==> flow/design.v <==
module mult_unsigned #(
		parameter WIDTHA = 16,
		parameter WIDTHB = 24,
		parameter PIPELINE_DEPTH = 4
)
(
	input clk,rst,
	input [WIDTHA -1 :0] A,
	input [WIDTHB -1 :0] B,
	output [WIDTHA + WIDTHB - 1:0] result
);
reg [WIDTHA -1 :0] rA;
reg [WIDTHB -1 :0] rB;
reg [WIDTHA + WIDTHB - 1:0] M [PIPELINE_DEPTH-1:0];
integer i;
always @(posedge clk or posedge rst)
begin
	if (rst) begin
		rA <= 0;
		rB <= 0;
		for (i=0; i<PIPELINE_DEPTH; i=i+1)
		  M[i] <=0;
		end
	else
	begin
		rA <= A;
		rB <= B;
		M[0] <= rA * rB;
		for (i=0; i<PIPELINE_DEPTH-1; i=i+1)
			M[i+1] <= M[i];
	end
end
assign result = M[PIPELINE_DEPTH-1];
endmodule
Wiki page: mult_unsigned / tool data

==> Tool chain data of mult_unsigned <==
Each step is given for the RTL above and for the edited RTL.
"before" refers to lines of the RTL above, "after" to lines of the edited file.
"delta": "after" minus "before" as printed here.
Library cell names are shortened.
{ "setup": {"design": "mult_unsigned", "clock_port": "clk", "library": "sky130hd", "pvt_corner": "tt_025C_1v80"} }

==> The edit <==
Unified diff, file above to edited file.
This change comes from a script, not from a designer. No optimisation was intended, and the edited design may behave differently.
begin of diff
@@ -7,5 +7,5 @@
 	input clk,rst,
 	input [WIDTHA -1 :0] A,
-	input [WIDTHB -1 :0] B,
+	input [WIDTHB/2-1 :0] B,
 	output [WIDTHA + WIDTHB - 1:0] result
 );
end of diff

==> Word-level counts <==
Source: Yosys, flattened and elaborated. Widths are those after wreduce; folded enables and synchronous resets count as part of the registers. Registers that Yosys merges into a memory's read port (data or address) are not register bits. Print and check cells do not count. Equal cells are merged and count once.
{ "op_classes": {"columns": ["item", "before", "after", "delta"], "rows": [
  ["multipliers", 1, 1, 0]
]} }
{ "op_table": {"columns": ["op", "before", "after", "delta"], "rows": [
  ["16-bit by 24-bit multiplier with 40-bit output", 1, 0, -1],
  ["16-bit by 12-bit multiplier with 28-bit output", 0, 1, 1]
]} }
{ "bits": {"columns": ["item", "before", "after", "delta"], "rows": [
  ["ff_bits", 200, 140, -60],
  ["wordCells", 7, 7, 0],
  ["inputBits", 42, 30, -12],
  ["output_inout_bits", 40, 40, 0]
]} }

==> Longest topological paths <==
Depth = most cells in a row (Yosys ltp): at word level without a register or memory, in the mapped netlist without a sequential cell, where the memories' decode and read muxes count.
{ "logic_depth": {"columns": ["item", "before", "after", "delta"], "rows": [
  ["word_depth", 1, 1, 0],
  ["ABC_AREA", "0", "0", null],
  ["depth_mapped", 23, 20, -3],
  ["depth_no_buf", 22, 19, -3]
]} }

==> After synthesis <==
Source: synth_stat.txt of the flow (Yosys; design flattened, memories mapped). It holds for the ABC_AREA given above (unset counts as 0); a run with the other value may have another netlist.
{ "types": {"columns": ["cell", "before", "after", "delta"], "rows": [
  ["inv_1", 353, 186, -167],
  ["fa_1", 306, 140, -166],
  ["and2_1", 176, 67, -109],
  ["nand2_1", 232, 143, -89],
  ["dfrtp_1", 200, 140, -60],
  ["ha_1", 112, 66, -46],
  ["clkbuf_1", 59, 28, -31],
  ["a21oi_1", 39, 19, -20],
  ["nor2_1", 20, 7, -13],
  ["buf_4", 0, 12, 12],
  ["a21o_1", 22, 11, -11],
  ["xnor2_1", 24, 17, -7],
  ["o21ai_0", 12, 6, -6],
  ["xor2_1", 12, 6, -6],
  ["nand3_1", 10, 4, -6],
  ["buf_2", 4, 0, -4],
  ["nand4_1", 5, 2, -3],
  ["nor2b_1", 5, 2, -3]
]} }
The list need not be complete.
{ "synth_totals": {"columns": ["item", "before", "after", "delta"], "rows": [
  ["buffers", 66, 40, -26],
  ["area_um2", 17549.3, 9745.6, -7803.7],
  ["sequential_area_um2", 5004.8, 3503.4, -1501.4],
  ["ff_cells", 200, 140, -60],
  ["stdcells", 1655, 884, -771]
]} }

==> Worst setup path after synthesis <==
Source: OpenSTA report_checks on the synthesized netlist (no wires, ideal clock, input and output delay 20% of the period each), path of least setup slack; recovery checks are left aside. Register names are those of the netlist, which keeps one name where synthesis merged equal registers.
{ "synth_timing": {"columns": ["item", "before", "after", "delta"], "rows": [
  ["path_kind", "reg2reg", "reg2reg", null],
  ["startpoint", "reg rB[14]", "reg rB[3]", null],
  ["endpoint", "reg M[0][39]", "reg M[0][25]", null],
  ["path_delay_ps", 5742, 4928, -814],
  ["path_buffers", 2, 1, -1],
  ["setup_slack_ps", 2257, 3072, 815],
  ["setup_time_ps", 120, 124, 4],
  ["t_required_ps", 7880, 7876, -4],
  ["driving_pins", 24, 19, -5],
  ["launch_ps", 0, 0, 0],
  ["clock_period_ps", 8000, 8000, 0],
  ["arrival_time_ps", 5622, 4804, -818],
  ["synth_period_reached_ps", 5743, 4928, -815]
]} }
"path_delay_ps" = arrival - input delay + setup time.
"driving_pins" counts driving pins, that of a launching flip-flop among them; a cell with two outputs on the path counts twice.
"synth_period_reached_ps" = period - worst setup slack (recovery checks aside). The figure is calculated, with input and output delays left at 20% of the set period.
The rows between start and end are the longest chain of elaborated cells between them; the timing report does not say that the signal goes this way. Where chains are equally long, one stands for them.
Each line given opens the expression or statement behind the cell; cells for indexed reads and writes are added by Yosys, which also makes memories of some case tables.
{ "synth_via_before": {"path_cell_list": "dfrtp_1 clkbuf_1 nand2_1 fa_1 inv_1 fa_1 inv_1 fa_1 inv_1 fa_1 fa_1 inv_1 fa_1 inv_1 ha_1 buf_2 a21oi_1 nand2_1 a21oi_1 o21ai_1 o21ai_2 o211ai_4 o21a_1 o211a_1", "elab_chain_cells": 1, "cone_cells": 1, "cone_lines": 1, "classes_between": "1 x mul"} }
{ "synth_rtl_before": {"columns": ["item", "line", "source"], "rows": [
  ["from (decl)", 13, "reg [WIDTHB -1 :0] rB;"],
  ["from (assign)", 20, "rB <= 0;"],
  ["from (assign)", 27, "rB <= B;"],
  ["16-bit by 24-bit multiplier with 40-bit output", 28, "M[0] <= rA * rB;"],
  ["to (assign)", 22, "M[i] <=0;"],
  ["to (assign)", 28, null],
  ["to (decl)", 14, "reg [WIDTHA + WIDTHB - 1:0] M [PIPELINE_DEPTH-1:0];"]
]} }
{ "synth_via_after": {"path_cell_list": "dfrtp_1 clkbuf_1 nand2_1 fa_1 inv_1 fa_1 fa_1 fa_1 inv_1 fa_1 inv_1 ha_1 nand2_1 or3_1 o21ai_0 nor2_1 o311ai_1 a31oi_1 xnor2_1", "elab_chain_cells": 1, "cone_cells": 1, "cone_lines": 1, "classes_between": "1 x mul"} }
{ "synth_rtl_after": {"columns": ["item", "line", "source"], "rows": [
  ["from (assign)", 20, "rB <= 0;"],
  ["from (assign)", 27, "rB <= B;"],
  ["16-bit by 12-bit multiplier with 28-bit output", 28, "M[0] <= rA * rB;"],
  ["to (assign)", 22, "M[i] <=0;"],
  ["to (assign)", 28, null]
]} }

==> Worst path after layout <==
From the final timing report of the runs of pair A: the path of least setup slack in the routed layout; clock arrival at registers is part of the times.
The path's times are printed in steps of 10 ps; the period is the one set.
{ "layout_timing": {"columns": ["item", "before", "after", "delta"], "rows": [
  ["path_kind", "reg2reg", "reg2reg", null],
  ["startpoint", "reg rA[1]", "reg rB[6]", null],
  ["endpoint", "reg M[0][39]", "reg M[0][25]", null],
  ["arrival_time_ps", 6860, 5700, -1160],
  ["clock_period_ps", 8000, 8000, 0],
  ["setup_slack_ps", 1480, 2610, 1130],
  ["driving_pins", 19, 19, 0],
  ["setup_time_ps", 110, 110, 0],
  ["launch_ps", 450, 430, -20],
  ["t_required_ps", 8340, 8310, -30],
  ["path_buffers", 0, 0, 0]
]} }
The rows between start and end are the longest chain of elaborated cells between them; the timing report does not say that the signal goes this way. Where chains are equally long, one stands for them.
{ "layout_via_before": {"path_cell_list": "dfrtp_1 nand2_1 fa_1 fa_1 fa_1 inv_1 fa_1 fa_1 inv_1 fa_1 inv_1 ha_1 a21oi_2 nor2b_1 or4_4 o21ai_2 o211ai_4 o21a_1 o211a_1", "elab_chain_cells": 1, "cone_cells": 1, "cone_lines": 1, "classes_between": "1 x mul"} }
{ "layout_rtl_before": {"columns": ["item", "line", "source"], "rows": [
  ["from (decl)", 12, "reg [WIDTHA -1 :0] rA;"],
  ["from (assign)", 19, "rA <= 0;"],
  ["from (assign)", 26, "rA <= A;"],
  ["16-bit by 24-bit multiplier with 40-bit output", 28, "M[0] <= rA * rB;"],
  ["to (assign)", 22, "M[i] <=0;"],
  ["to (assign)", 28, null],
  ["to (decl)", 14, "reg [WIDTHA + WIDTHB - 1:0] M [PIPELINE_DEPTH-1:0];"]
]} }
{ "layout_via_after": {"path_cell_list": "dfrtp_1 and2_1 fa_1 inv_1 fa_1 inv_1 fa_1 fa_1 inv_1 fa_1 inv_1 ha_1 nand2_1 or3_1 o21ai_0 nor2_1 o311ai_1 a31oi_1 xnor2_1", "elab_chain_cells": 1, "cone_cells": 1, "cone_lines": 1, "classes_between": "1 x mul"} }
{ "layout_rtl_after": {"columns": ["item", "line", "source"], "rows": [
  ["from (assign)", 20, "rB <= 0;"],
  ["from (assign)", 27, "rB <= B;"],
  ["16-bit by 12-bit multiplier with 28-bit output", 28, "M[0] <= rA * rB;"],
  ["to (assign)", 22, "M[i] <=0;"],
  ["to (assign)", 28, null]
]} }

==> Measured runs <==
Both versions went through the flow (Yosys, OpenROAD) with the same settings in each pair. Constraints: input delay and output delay 20% of the set period each, output load 0.01 pF.
{ "settings_pair_A": {"period_ns": 8.0, "CAP_MARGIN": 20, "CORE_MARGIN": 2, "CORE_UTILIZATION": 40, "SLEW_MARGIN": 20} }
{ "results_pair_A": {"columns": ["item", "before", "after", "delta"], "rows": [
  ["timing.setup.tns_ps", 0, 0, 0],
  ["finalCellArea_um2", 19483.7, 11207.0, -8276.7],
  ["post_route_util_pct", 45.1, 46.5, 1.4],
  ["synthArea_um2", 17549.3, 9745.6, -7803.7],
  ["achievedPeriod_ps", 6517, 5388, -1129],
  ["dieArea_um2", 45565.2, 25628.8, -19936.4],
  ["ws_setup_ps", 1483, 2612, 1129],
  ["final_hold_ws_ps", 343, 340, -3]
]} }
{ "settings_pair_B": {"CORE_MARGIN": 5, "CORE_UTILIZATION": 61, "CTS_CLUSTER_DIAMETER": 171, "GPL_ROUTABILITY_DRIVEN": 0, "PLACE_DENSITY_LB_ADDON": 0.11, "SETUP_SLACK_MARGIN": -0.6, "SLEW_MARGIN": 40, "period_ns": 10.8, "CAP_MARGIN": 20} }
{ "results_pair_B": {"columns": ["item", "before", "after", "delta"], "rows": [
  ["timing.setup.tns_ps", 0, 0, 0],
  ["finalCellArea_um2", 19212.2, 11079.4, -8132.8],
  ["post_route_util_pct", 67.3, 70.3, 3.0],
  ["synthArea_um2", 17549.3, 9745.6, -7803.7],
  ["achievedPeriod_ps", 6510, 5469, -1041],
  ["dieArea_um2", 32261.5, 18603.6, -13657.9],
  ["ws_setup_ps", 4290, 5331, 1041],
  ["final_hold_ws_ps", 347, 343, -4]
]} }
By "achievedPeriod_ps" is meant the clock period of the run minus its worst setup slack. This is arithmetic on one report: input and output delays are still those of the set period (20% each).
